==> flow/design.v <==
`timescale 1ns / 10ps
`timescale 1ns / 1ps
`timescale 1ns / 10ps
module pipelined_4stage(clk, rst, imem_addr, imem_data, aluout);
input clk;										
input rst;
output [9:0] imem_addr;			 
input [32-1:0] imem_data;	 
output [32-1:0] aluout;
wire [32-1:0]inst_addr;
wire [32-1:0] inst_out;
wire [32-1:0] inst_in;
assign imem_addr = inst_addr[9:0];
assign inst_out = imem_data;
datapath_mux DP(
	.clk(clk),
	.rst(rst),
	.inst(inst_out),
	.WB_aluout(aluout)
);
PC1 pc(
	.clk(clk),
	.rst(rst),
	.currPC(inst_addr),
	.nextPC(inst_addr)
);
IF_ID_stage IIS(
	.clk(clk),
	.rst(rst), 
	.instout(inst_out), 
	.instin(inst_in)
);
endmodule
`timescale 1ns / 10ps
`timescale 1ns / 1ps
module datapath_mux (
	clk,
	rst,
	inst,
	WB_aluout
);
input		  clk;
input		  rst;
input  [32-1:0] inst;
output  [32-1:0] WB_aluout;
wire [32-1:0] inst_out;
wire [2:0]	aluop_in;
wire [2:0]	aluop_out;
wire alusrc_in;
wire alusrc_out;
wire regDST;
wire wen;
wire [32-1:0] rdata1_in;
wire [32-1:0] rdata2_in;
wire [32-1:0] rdata1_out;
wire [32-1:0] rdata2_out;
wire [32-1:0] wdata_out;
wire [5-1:0] waddr_out;
wire [32-1:0] aluout;
wire [5-1:0] WB_muxout;
wire [32-1:0]rdata2_imm=alusrc_out ? {16'b0,inst_out[15:0]} : rdata2_out; 
wire [5-1:0]waddr_regDST=regDST ? inst[15:11] : inst[20:16]; 
control CO (
    .inst_cntrl(inst[31:26]),
    .wen_cntrl(wen),
    .alusrc_cntrl(alusrc_in),
    .regdst_cntrl(regDST),
    .aluop_cntrl(aluop_in)
);
regfile RFO (
    .clk(clk),
    .rst(rst),
    .wen(wen),
    .raddr1(inst[25:21]),
    .raddr2(inst[20:16]),
    .waddr(WB_muxout),
    .wdata(WB_aluout),
    .rdata1(rdata1_in),
    .rdata2(rdata2_in)
);
ID_EXE_stage IXS(
    .clk(clk),  
    .rst(rst), 
    .aluop_in(aluop_in), 
    .alusrc_in(alusrc_in), 
    .rdata1_in(rdata1_in), 
    .rdata2_in(rdata2_in),
    .inst_in(inst),
    .wregdst_in(waddr_regDST),
    .aluop_out(aluop_out),
    .alusrc_out(alusrc_out), 
    .rdata1_out(rdata1_out), 
    .rdata2_out(rdata2_out), 
    .inst_out(inst_out),
    .wregdst_out(waddr_out)
);
alu ALU0 (
    .a(rdata1_out),
    .b(rdata2_imm),
    .op(aluop_out),
    .out(aluout)
);
EXE_WBstage EWS(
	.clk(clk),
	.rst(rst),
	.aluin(aluout),
	.aluout(WB_aluout),
	.muxin(waddr_out),
	.muxout(WB_muxout)	
);
endmodule  
`timescale 1ns / 10ps
module PC1(clk,rst,nextPC,currPC);
		 input clk,rst;		 
		 input [32 - 1:0]nextPC;		  
		 output reg [32 - 1:0]currPC;
always @(posedge clk)
  begin
    if(rst)
      begin
	currPC <= 0;
      end
    else
      begin
        currPC <= nextPC + 1;
      end
  end
endmodule	
`timescale 1ns / 10ps
module IF_ID_stage (
	clk,  rst, instout, instin
);
input clk, rst;
input [32 - 1:0]instout;
output reg [32 - 1:0]instin;
always @(posedge clk)
  begin
    if(rst)
      begin
	instin <= 0;
      end
    else
      begin
        instin <= instout;
      end
  end
endmodule
`timescale 1ns / 10ps
module ID_EXE_stage (
	clk,  rst, aluop_in, alusrc_in, rdata1_in, rdata2_in, inst_in, wregdst_in,
	aluop_out, alusrc_out, rdata1_out, rdata2_out, inst_out, wregdst_out
);
input clk, rst, alusrc_in;
input [2:0] aluop_in;
input [32-1:0] rdata1_in;
input [32-1:0] rdata2_in;
input [32-1:0] inst_in;
input [5-1:0] wregdst_in;
output reg alusrc_out;
output reg[2:0] aluop_out;
output reg [32-1:0] rdata1_out;
output reg [32-1:0] rdata2_out;
output reg [32-1:0] inst_out;
output reg [5-1:0] wregdst_out;
always @(posedge clk)
  begin
    if(rst)
      begin
	aluop_out <= 0; 
	alusrc_out <= 0; 
	rdata1_out <= 0; 
	rdata2_out <= 0; 
	inst_out <= 0;
	wregdst_out <= 0;
      end
    else
      begin
        aluop_out <= aluop_in; 
	alusrc_out <= alusrc_in; 
	rdata1_out <= rdata1_in; 
	rdata2_out <= rdata2_in; 
	inst_out <= inst_in;
	wregdst_out <= wregdst_in;
      end
  end
endmodule
`timescale 1ns / 10ps
module EXE_WBstage (
	clk,  rst, aluin, aluout,
	muxin, muxout             
);
input clk, rst;
input [32-1:0]aluin;
input [5-1:0]muxin;
output reg[5-1:0]muxout;
output reg [32-1:0]aluout;
always @(posedge clk)
  begin
    if(rst)
      begin
	aluout <= 0;
	muxout <= 0;
      end
    else
      begin
        aluout <= aluin;
	muxout <= muxin;
      end
  end
endmodule
`timescale 1ns / 10ps
module alu(
   a,    
   b,    
   op,    
   out    
   );
   input [32-1:0] a, b;
   input [2:0] op;
   output reg [32-1:0] out;
always @(a or b or op )
begin
   case(op)
       6'b000000: out = a+b;
       6'b000001: out = a - b;
       6'b000010: out = a & b;
       6'b000011:  out = a^b;
       6'b000100: out = a<=b;
       6'b000101: out = a*b;
       6'b000110: out = a+b;
default: out = 0;  
   endcase
end
endmodule
`timescale 1ns / 10ps
module control(
  input [5:0] inst_cntrl, 
  output reg wen_cntrl,
  output reg alusrc_cntrl,
  output reg regdst_cntrl,
  output reg [2:0] aluop_cntrl
  );
  always@(inst_cntrl)
  begin
    case(inst_cntrl)
			6'b000000: begin
					wen_cntrl=1;
					alusrc_cntrl=0;
					regdst_cntrl=1;
					aluop_cntrl=inst_cntrl[2:0];
			end
        6'b000001: begin
                wen_cntrl=1;
					 alusrc_cntrl=0;
					 regdst_cntrl=1;
                aluop_cntrl=inst_cntrl[2:0];
        end
        6'b000010: begin
                wen_cntrl=1;
					 alusrc_cntrl=0;
					 regdst_cntrl=1;
                aluop_cntrl=inst_cntrl[2:0];
        end
        6'b000011: begin
                wen_cntrl=1;
					 alusrc_cntrl=0;
					 regdst_cntrl=1;
                aluop_cntrl=inst_cntrl[2:0];
        end
        6'b000100: begin
                wen_cntrl=1;
					 alusrc_cntrl=0;
					 regdst_cntrl=1;
                aluop_cntrl=inst_cntrl[2:0];
        end
        6'b000101: begin
                wen_cntrl=1;
					 alusrc_cntrl=0;
					 regdst_cntrl=1;
                aluop_cntrl=inst_cntrl[2:0];
			end
		6'b000110: begin
                wen_cntrl=1;
					 alusrc_cntrl=1;
					 regdst_cntrl=0;
                aluop_cntrl=inst_cntrl[2:0];
        end
		default: begin
				wen_cntrl=1; 
				alusrc_cntrl=0;
				regdst_cntrl=1;
				aluop_cntrl=inst_cntrl[2:0];
		end	
    endcase
  end
endmodule
`timescale 1ns / 10ps
`timescale 1ns / 1ps
module regfile (
	clk,
	rst,
	wen,
	raddr1, 
	raddr2, 
	waddr, 
	wdata, 
	rdata1,
	rdata2
	);
	input clk;
	input rst;
	input wen;
	input [5-1:0] raddr1; 
	input [5-1:0] raddr2; 
	input [5-1:0] waddr; 
	input [32-1:0] wdata; 
	output [32-1:0] rdata1;
	output [32-1:0] rdata2;
	reg [32-1:0] regdata [0:32-1];
integer i;
	always@(posedge clk)
		begin
			if(rst)
				begin
					for (i=0; i<32; i=i+1)
					regdata[i] <=0;
					regdata[8] <=5; 
					regdata[3] <=2;
				end
			else
				regdata[waddr] <= (wen == 1) ? wdata : regdata[waddr]; 
		end
	assign rdata1 = ((wen) && (waddr == raddr1)) ? wdata : regdata[raddr1]; 
	assign rdata2 = ((wen) && (waddr == raddr2)) ? wdata : regdata[raddr2];
endmodule 
Wiki page: pipelined_4stage / tool data

Step by step through the tools: pipelined_4stage
Tool output for the design above before and after an edit, in the order of the flow.
Lines under "orig" count in the file above, lines under "edited" in the edited file.
"change" is "edited" less "orig", of the values as shown.
Operators carry their Yosys type and port widths (W data, S select, Z words).
Cell names lack the library's common part.
{"block": "inputs", "top": "pipelined_4stage", "clock_port": "clk", "library": "sky130hd", "corner": "tt_025C_1v80"}

Edit of the RTL
The edit as a unified diff against the file above.
This change comes from a script, not from a designer. The edited design behaves differently; no optimisation was intended.
begin of diff
@@ -123,5 +123,5 @@
     else
       begin
-        currPC <= nextPC + 1;
+        currPC <= nextPC | 1;
       end
   end
end of diff

After elaboration
Counts by Yosys on the flattened word-level netlist (proc, flatten, opt, wreduce; memories kept). Register bits leave out memories and registers merged into their read ports (data or address); mux counts leave out enables and synchronous resets folded into registers. Print and check cells are left out. Cells with the same type and inputs are merged into one.
Yosys's memory passes give these memory sizes; they may raise the number of words (mostly to a power of two), join words into wider ones and drop unused or constant bits.
{"block": "op_classes", "item": "addsub", "orig": 3, "edited": 2, "change": -1}
{"block": "op_classes", "item": "n_mul", "orig": 1, "edited": 1, "change": 0}
{"block": "op_classes", "item": "n_cmp", "orig": 1, "edited": 1, "change": 0}
{"block": "op_classes", "item": "n_eq", "orig": 7, "edited": 7, "change": 0}
{"block": "op_classes", "item": "muxes", "orig": 11, "edited": 11, "change": 0}
{"block": "op_classes", "item": "bitwise", "orig": 2, "edited": 2, "change": 0}
{"block": "op_classes", "item": "n_reduce_logical", "orig": 3, "edited": 3, "change": 0}
{"block": "op_table", "cell": "$add A32 B1 Y32 const B", "orig": 1, "edited": 0, "change": -1}
{"block": "op_table", "cell": "$mux W1", "orig": 4, "edited": 4, "change": 0}
{"block": "op_table", "cell": "$eq A3 B3 Y1 const B", "orig": 3, "edited": 3, "change": 0}
{"block": "op_table", "cell": "$mux W32", "orig": 3, "edited": 3, "change": 0}
{"block": "op_table", "cell": "$mux W5", "orig": 3, "edited": 3, "change": 0}
{"block": "op_table", "cell": "$eq A3 B2 Y1 const B", "orig": 2, "edited": 2, "change": 0}
{"block": "op_table", "cell": "$add A32 B32 Y32", "orig": 1, "edited": 1, "change": 0}
{"block": "op_table", "cell": "$and A32 B32 Y32", "orig": 1, "edited": 1, "change": 0}
{"block": "op_table", "cell": "$eq A3 B1 Y1 const B", "orig": 1, "edited": 1, "change": 0}
{"block": "op_table", "cell": "$eq A6 B3 Y1 const B", "orig": 1, "edited": 1, "change": 0}
{"block": "op_table", "cell": "$le A32 B32 Y1", "orig": 1, "edited": 1, "change": 0}
{"block": "op_table", "cell": "$logic_not A3 Y1", "orig": 1, "edited": 1, "change": 0}
{"block": "op_table", "cell": "$mul A32 B32 Y32", "orig": 1, "edited": 1, "change": 0}
{"block": "op_table", "cell": "$pmux W32 S6", "orig": 1, "edited": 1, "change": 0}
{"block": "op_table", "cell": "$reduce_or A2 Y1", "orig": 1, "edited": 1, "change": 0}
{"block": "op_table", "cell": "$reduce_or A32 Y1", "orig": 1, "edited": 1, "change": 0}
{"block": "op_table", "cell": "$sub A32 B32 Y32", "orig": 1, "edited": 1, "change": 0}
{"block": "op_table", "cell": "$xor A32 B32 Y32", "orig": 1, "edited": 1, "change": 0}
{"block": "word_totals", "item": "regBits", "orig": 94, "edited": 63, "change": -31}
{"block": "word_totals", "item": "ramBits", "orig": 1024, "edited": 1024, "change": 0}
{"block": "word_totals", "item": "memories", "orig": 1, "edited": 1, "change": 0}
{"block": "word_totals", "item": "wordCells", "orig": 36, "edited": 35, "change": -1}

Logic depth
Yosys ltp: most cells in a row. Word level: on the elaborated netlist, between registers, memories and ports. Mapped: between sequential cells and ports; inverters and the memories' decode and read muxes count.
{"block": "depth", "item": "ltp_word", "orig": 3, "edited": 3, "change": 0}
{"block": "depth", "item": "abc_area", "orig": "0", "edited": "0"}
{"block": "depth", "item": "depth_mapped", "orig": 33, "edited": 33, "change": 0}
{"block": "depth", "item": "ltp_nobuf", "orig": 28, "edited": 28, "change": 0}

Netlist
The flow's flattened synthesis, as Yosys stat reports it; memories are mapped. The netlist is that of the ABC_AREA named above (0 if unset); the other value can give another one.
{"block": "mapped", "item": "cell_count", "orig": 6032, "edited": 6018, "change": -14}
{"block": "mapped", "item": "synth_area_um2", "orig": 76091.7, "edited": 75793.9, "change": -297.8}
{"block": "mapped", "item": "seqArea_um2", "orig": 33472.1, "edited": 33291.9, "change": -180.2}
{"block": "mapped", "item": "ff_cells", "orig": 1160, "edited": 1151, "change": -9}
{"block": "by_type", "cell_type": "nand2_1", "orig": 304, "edited": 379, "change": 75}
{"block": "by_type", "cell_type": "nand2b_1", "orig": 78, "edited": 18, "change": -60}
{"block": "by_type", "cell_type": "buf_2", "orig": 11, "edited": 52, "change": 41}
{"block": "by_type", "cell_type": "buf_1", "orig": 151, "edited": 122, "change": -29}
{"block": "by_type", "cell_type": "o21bai_1", "orig": 20, "edited": 4, "change": -16}
{"block": "by_type", "cell_type": "inv_1", "orig": 448, "edited": 433, "change": -15}
{"block": "by_type", "cell_type": "buf_4", "orig": 0, "edited": 14, "change": 14}
{"block": "by_type", "cell_type": "xnor2_1", "orig": 92, "edited": 81, "change": -11}
{"block": "by_type", "cell_type": "o21ai_0", "orig": 58, "edited": 48, "change": -10}
{"block": "by_type", "cell_type": "dfxtp_1", "orig": 136, "edited": 127, "change": -9}
{"block": "by_type", "cell_type": "clkbuf_1", "orig": 337, "edited": 329, "change": -8}
{"block": "by_type", "cell_type": "mux2_2", "orig": 5, "edited": 12, "change": 7}
{"block": "by_type", "cell_type": "a31oi_1", "orig": 17, "edited": 23, "change": 6}
{"block": "by_type", "cell_type": "o22ai_1", "orig": 14, "edited": 20, "change": 6}
{"block": "by_type", "cell_type": "a211oi_1", "orig": 78, "edited": 83, "change": 5}
{"block": "by_type", "cell_type": "nor3_1", "orig": 33, "edited": 28, "change": -5}
{"block": "by_type", "cell_type": "o21a_1", "orig": 16, "edited": 11, "change": -5}
{"block": "by_type", "cell_type": "a221oi_1", "orig": 9, "edited": 4, "change": -5}
Not every row of either side is listed.
By module: a second synthesis without flattening, with its own total; a netlist apart from the flattened one above.
{"block": "unflattened", "item": "cells_unflattened", "orig": 7445, "edited": 7328, "change": -117}
{"block": "unflattened", "item": "hier_area_um2", "orig": 81071.5, "edited": 80373.3, "change": -698.2}
Each row is one instance without its submodules.
{"block": "by_module_orig", "module": "regfile", "instances": 1, "n_cells": 4519, "mod_area_um2": 55295.5, "mod_seq_area_um2": 30749.5}
{"block": "by_module_orig", "module": "alu", "instances": 1, "n_cells": 2412, "mod_area_um2": 20007.9, "mod_seq_area_um2": 0.0}
{"block": "by_module_orig", "module": "ID_EXE_stage", "instances": 1, "n_cells": 221, "mod_area_um2": 2840.2, "mod_seq_area_um2": 2102.0}
{"block": "by_module_orig", "module": "PC1", "instances": 1, "n_cells": 168, "mod_area_um2": 1475.2, "mod_seq_area_um2": 640.6}
{"block": "by_module_orig", "module": "EXE_WBstage", "instances": 1, "n_cells": 77, "mod_area_um2": 1023.5, "mod_seq_area_um2": 740.7}
{"block": "by_module_orig", "module": "datapath_mux", "instances": 1, "n_cells": 40, "mod_area_um2": 364.1, "mod_seq_area_um2": 0.0}
{"block": "by_module_orig", "module": "control", "instances": 1, "n_cells": 8, "mod_area_um2": 65.1, "mod_seq_area_um2": 0.0}
{"block": "by_module_orig", "module": "pipelined_4stage", "instances": 1, "n_cells": 0, "mod_area_um2": 0.0, "mod_seq_area_um2": 0.0}
{"block": "by_module_edited", "module": "regfile", "instances": 1, "n_cells": 4519, "mod_area_um2": 55295.5, "mod_seq_area_um2": 30749.5}
{"block": "by_module_edited", "module": "alu", "instances": 1, "n_cells": 2396, "mod_area_um2": 19924.1, "mod_seq_area_um2": 0.0}
{"block": "by_module_edited", "module": "ID_EXE_stage", "instances": 1, "n_cells": 221, "mod_area_um2": 2840.2, "mod_seq_area_um2": 2102.0}
{"block": "by_module_edited", "module": "EXE_WBstage", "instances": 1, "n_cells": 77, "mod_area_um2": 1023.5, "mod_seq_area_um2": 740.7}
{"block": "by_module_edited", "module": "PC1", "instances": 1, "n_cells": 67, "mod_area_um2": 860.8, "mod_seq_area_um2": 640.6}
{"block": "by_module_edited", "module": "datapath_mux", "instances": 1, "n_cells": 40, "mod_area_um2": 364.1, "mod_seq_area_um2": 0.0}
{"block": "by_module_edited", "module": "control", "instances": 1, "n_cells": 8, "mod_area_um2": 65.1, "mod_seq_area_um2": 0.0}
{"block": "by_module_edited", "module": "pipelined_4stage", "instances": 1, "n_cells": 0, "mod_area_um2": 0.0, "mod_seq_area_um2": 0.0}

Path before layout
OpenSTA on the mapped netlist: ideal clock, no wires. The path of least setup slack (recovery checks aside). Input and output delay are each 20% of the period. Register names are those of the netlist, which keeps one name where synthesis merged equal registers.
{"block": "synth_path", "item": "path_type", "orig": "register to register", "edited": "register to register"}
{"block": "synth_path", "item": "startpoint", "orig": "register DP.IXS.alusrc_out", "edited": "register DP.IXS.alusrc_out"}
{"block": "synth_path", "item": "endpoint", "orig": "register DP.EWS.aluout[27]", "edited": "register DP.EWS.aluout[31]"}
{"block": "synth_path", "item": "period_ns", "orig": 8.0, "edited": 8.0, "change": 0.0}
{"block": "synth_path", "item": "setup_ns", "orig": 0.132, "edited": 0.074, "change": -0.058}
{"block": "synth_path", "item": "t_first_pin_ns", "orig": 0.000, "edited": 0.000, "change": 0.000}
{"block": "synth_path", "item": "arrival_time_ns", "orig": 7.739, "edited": 7.482, "change": -0.257}
{"block": "synth_path", "item": "setup_slack_ns", "orig": 0.128, "edited": 0.444, "change": 0.316}
{"block": "synth_path", "item": "delay_ns", "orig": 7.871, "edited": 7.556, "change": -0.315}
{"block": "synth_path", "item": "path_stages", "orig": 32, "edited": 29, "change": -3}
{"block": "synth_path", "item": "n_path_buf", "orig": 5, "edited": 5, "change": 0}
{"block": "synth_path", "item": "period_less_setup_slack_ns", "orig": 7.872, "edited": 7.556, "change": -0.316}
"delay_ns" is the arrival time less input delay plus setup time.
"path_stages": output pins that drive a net of the path, with the launching flip-flop's if there is one; two outputs of one cell count as two.
"period_less_setup_slack_ns" is the clock period less the worst setup slack; recovery checks do not enter. This is arithmetic on one report: input and output delays are still those of the set period (20% each).
The rows between start and end are the longest chain of elaborated cells between them; the timing report does not say that the signal goes this way. Where chains are equally long, one stands for them.
Each line given opens the expression or statement behind the cell; cells for indexed reads and writes are added by Yosys, which also makes memories of some case tables.
{"block": "synth_via_orig", "cell_sequence": "dfxtp_1 -> buf_2 -> buf_6 -> buf_2 -> mux2i_1 -> inv_1 -> clkbuf_1 -> clkbuf_1 -> and2_1 -> fa_1 -> inv_1 -> fa_1 -> fa_1 -> fa_1 -> inv_1 -> fa_1 -> inv_1 -> fa_1 -> inv_1 -> fa_1 -> fa_1 -> ha_1 -> a21o_1 -> a21o_1 -> a21o_1 -> o21ai_0 -> a21oi_1 -> a41o_1 -> a21o_1 -> a211o_1 -> a22oi_1 -> a31oi_1", "elab_chain_len": 3}
{"block": "synth_lines_orig", "item": "start, declared", "line_no": 159, "rtl": "output reg alusrc_out;"}
{"block": "synth_lines_orig", "item": "start, assigned", "line_no": 170, "rtl": "alusrc_out <= 0;"}
{"block": "synth_lines_orig", "item": "start, assigned", "line_no": 179, "rtl": "alusrc_out <= alusrc_in;"}
{"block": "synth_lines_orig", "item": "$mux W32", "line_no": 61, "rtl": "wire [32-1:0]rdata2_imm=alusrc_out ? {16'b0,inst_out[15:0]} : rdata2_out;"}
{"block": "synth_lines_orig", "item": "$mul A32 B32 Y32", "line_no": 229, "rtl": "6'b000101: out = a*b;"}
{"block": "synth_lines_orig", "item": "$pmux W32 S6", "line_no": 223, "rtl": "case(op)"}
{"block": "synth_lines_orig", "item": "end, assigned", "line_no": 201, "rtl": "aluout <= 0;"}
{"block": "synth_lines_orig", "item": "end, assigned", "line_no": 206, "rtl": "aluout <= aluin;"}
{"block": "synth_lines_orig", "item": "end, declared", "line_no": 196, "rtl": "output reg [32-1:0]aluout;"}
{"block": "synth_via_edited", "cell_sequence": "dfxtp_1 -> buf_4 -> buf_6 -> buf_6 -> mux2i_4 -> inv_2 -> clkbuf_1 -> clkbuf_1 -> and2_1 -> fa_1 -> inv_1 -> fa_1 -> fa_1 -> fa_1 -> inv_1 -> fa_1 -> fa_1 -> fa_1 -> fa_1 -> ha_1 -> and4_1 -> nand4_1 -> or4_1 -> a31oi_1 -> nand2_1 -> a21oi_1 -> xnor2_1 -> nand2_1 -> a31oi_1", "elab_chain_len": 3}
{"block": "synth_lines_edited", "item": "start, declared", "line_no": 159, "rtl": "output reg alusrc_out;"}
{"block": "synth_lines_edited", "item": "start, assigned", "line_no": 170, "rtl": "alusrc_out <= 0;"}
{"block": "synth_lines_edited", "item": "start, assigned", "line_no": 179, "rtl": "alusrc_out <= alusrc_in;"}
{"block": "synth_lines_edited", "item": "$mux W32", "line_no": 61, "rtl": "wire [32-1:0]rdata2_imm=alusrc_out ? {16'b0,inst_out[15:0]} : rdata2_out;"}
{"block": "synth_lines_edited", "item": "$mul A32 B32 Y32", "line_no": 229, "rtl": "6'b000101: out = a*b;"}
{"block": "synth_lines_edited", "item": "$pmux W32 S6", "line_no": 223, "rtl": "case(op)"}
{"block": "synth_lines_edited", "item": "end, assigned", "line_no": 201, "rtl": "aluout <= 0;"}
{"block": "synth_lines_edited", "item": "end, assigned", "line_no": 206, "rtl": "aluout <= aluin;"}
{"block": "synth_lines_edited", "item": "end, declared", "line_no": 196, "rtl": "output reg [32-1:0]aluout;"}

Timing after layout
Path of least setup slack in the final report of each run of pair 1 (OpenROAD, finished layout, wires in). Where an end is a register, its clock arrival counts in the times.
{"block": "layout_path", "item": "path_type", "orig": "register to register", "edited": "register to register"}
{"block": "layout_path", "item": "startpoint", "orig": "register DP.IXS.alusrc_out", "edited": "register DP.IXS.alusrc_out"}
{"block": "layout_path", "item": "endpoint", "orig": "register DP.EWS.aluout[19]", "edited": "register DP.EWS.aluout[30]"}
{"block": "layout_path", "item": "period_ns", "orig": 7.79, "edited": 7.79, "change": 0.00}
{"block": "layout_path", "item": "setup_ns", "orig": 0.16, "edited": 0.08, "change": -0.08}
{"block": "layout_path", "item": "t_first_pin_ns", "orig": 0.74, "edited": 0.76, "change": 0.02}
{"block": "layout_path", "item": "arrival_time_ns", "orig": 8.17, "edited": 8.32, "change": 0.15}
{"block": "layout_path", "item": "setup_slack_ns", "orig": 0.22, "edited": 0.14, "change": -0.08}
{"block": "layout_path", "item": "path_stages", "orig": 29, "edited": 26, "change": -3}
{"block": "layout_path", "item": "n_path_buf", "orig": 2, "edited": 1, "change": -1}
The rows between start and end are the longest chain of elaborated cells between them; the timing report does not say that the signal goes this way. Where chains are equally long, one stands for them.
{"block": "layout_via_orig", "cell_sequence": "dfxtp_4 -> buf_12 -> mux2i_1 -> inv_2 -> buf_4 -> ha_1 -> fa_1 -> inv_1 -> fa_1 -> fa_1 -> inv_1 -> fa_1 -> ha_1 -> ha_1 -> inv_1 -> fa_1 -> inv_1 -> fa_1 -> ha_1 -> nand4_1 -> nor2_1 -> o31a_1 -> o21ai_1 -> or3b_2 -> a21oi_1 -> xnor2_1 -> a32o_1 -> o21ai_0 -> a21oi_1", "elab_chain_len": 3}
{"block": "layout_lines_orig", "item": "start, declared", "line_no": 159, "rtl": "output reg alusrc_out;"}
{"block": "layout_lines_orig", "item": "start, assigned", "line_no": 170, "rtl": "alusrc_out <= 0;"}
{"block": "layout_lines_orig", "item": "start, assigned", "line_no": 179, "rtl": "alusrc_out <= alusrc_in;"}
{"block": "layout_lines_orig", "item": "$mux W32", "line_no": 61, "rtl": "wire [32-1:0]rdata2_imm=alusrc_out ? {16'b0,inst_out[15:0]} : rdata2_out;"}
{"block": "layout_lines_orig", "item": "$mul A32 B32 Y32", "line_no": 229, "rtl": "6'b000101: out = a*b;"}
{"block": "layout_lines_orig", "item": "$pmux W32 S6", "line_no": 223, "rtl": "case(op)"}
{"block": "layout_lines_orig", "item": "end, assigned", "line_no": 201, "rtl": "aluout <= 0;"}
{"block": "layout_lines_orig", "item": "end, assigned", "line_no": 206, "rtl": "aluout <= aluin;"}
{"block": "layout_lines_orig", "item": "end, declared", "line_no": 196, "rtl": "output reg [32-1:0]aluout;"}
{"block": "layout_via_edited", "cell_sequence": "dfxtp_4 -> mux2i_4 -> clkinvlp_4 -> buf_4 -> and2_1 -> fa_1 -> fa_1 -> fa_1 -> inv_1 -> fa_1 -> inv_1 -> fa_1 -> inv_1 -> fa_1 -> inv_1 -> fa_1 -> fa_1 -> ha_4 -> nand2_1 -> nor4_4 -> o21ai_1 -> a211o_1 -> o21ai_1 -> xor2_1 -> nand2_1 -> a31oi_1", "elab_chain_len": 3}
{"block": "layout_lines_edited", "item": "start, declared", "line_no": 159, "rtl": "output reg alusrc_out;"}
{"block": "layout_lines_edited", "item": "start, assigned", "line_no": 170, "rtl": "alusrc_out <= 0;"}
{"block": "layout_lines_edited", "item": "start, assigned", "line_no": 179, "rtl": "alusrc_out <= alusrc_in;"}
{"block": "layout_lines_edited", "item": "$mux W32", "line_no": 61, "rtl": "wire [32-1:0]rdata2_imm=alusrc_out ? {16'b0,inst_out[15:0]} : rdata2_out;"}
{"block": "layout_lines_edited", "item": "$mul A32 B32 Y32", "line_no": 229, "rtl": "6'b000101: out = a*b;"}
{"block": "layout_lines_edited", "item": "$pmux W32 S6", "line_no": 223, "rtl": "case(op)"}
{"block": "layout_lines_edited", "item": "end, assigned", "line_no": 201, "rtl": "aluout <= 0;"}
{"block": "layout_lines_edited", "item": "end, assigned", "line_no": 206, "rtl": "aluout <= aluin;"}
{"block": "layout_lines_edited", "item": "end, declared", "line_no": 196, "rtl": "output reg [32-1:0]aluout;"}

Flow runs
Both versions went through the flow (Yosys, OpenROAD) with the same settings in each pair. Constraints: input delay and output delay 20% of the set period each, output load 0.01 pF.
{"block": "flow_settings_pair_1", "CORE_UTILIZATION": 40, "period_ns": 7.79, "CAP_MARGIN": 20, "CORE_MARGIN": 2, "SLEW_MARGIN": 20}
{"block": "measured_pair_1", "item": "post_synth_area_um2", "orig": 76091.7, "edited": 75793.9, "change": -297.8}
{"block": "measured_pair_1", "item": "design.die.area_um2", "orig": 193732.0, "edited": 192984.0, "change": -748.0}
{"block": "measured_pair_1", "item": "final_stdcell_area_um2", "orig": 84965.2, "edited": 84205.8, "change": -759.4}
{"block": "measured_pair_1", "item": "util_pct", "orig": 44.8, "edited": 44.8, "change": 0.0}
{"block": "measured_pair_1", "item": "final_setup_ws_ns", "orig": 0.221, "edited": 0.142, "change": -0.079}
{"block": "measured_pair_1", "item": "final_setup_tns_ns", "orig": 0.000, "edited": 0.000, "change": 0.000}
{"block": "measured_pair_1", "item": "power.total_mw", "orig": 18.179, "edited": 18.120, "change": -0.059}
"power.total_mw" rests on the timing tool's default activity at the inputs, not on a simulated workload.
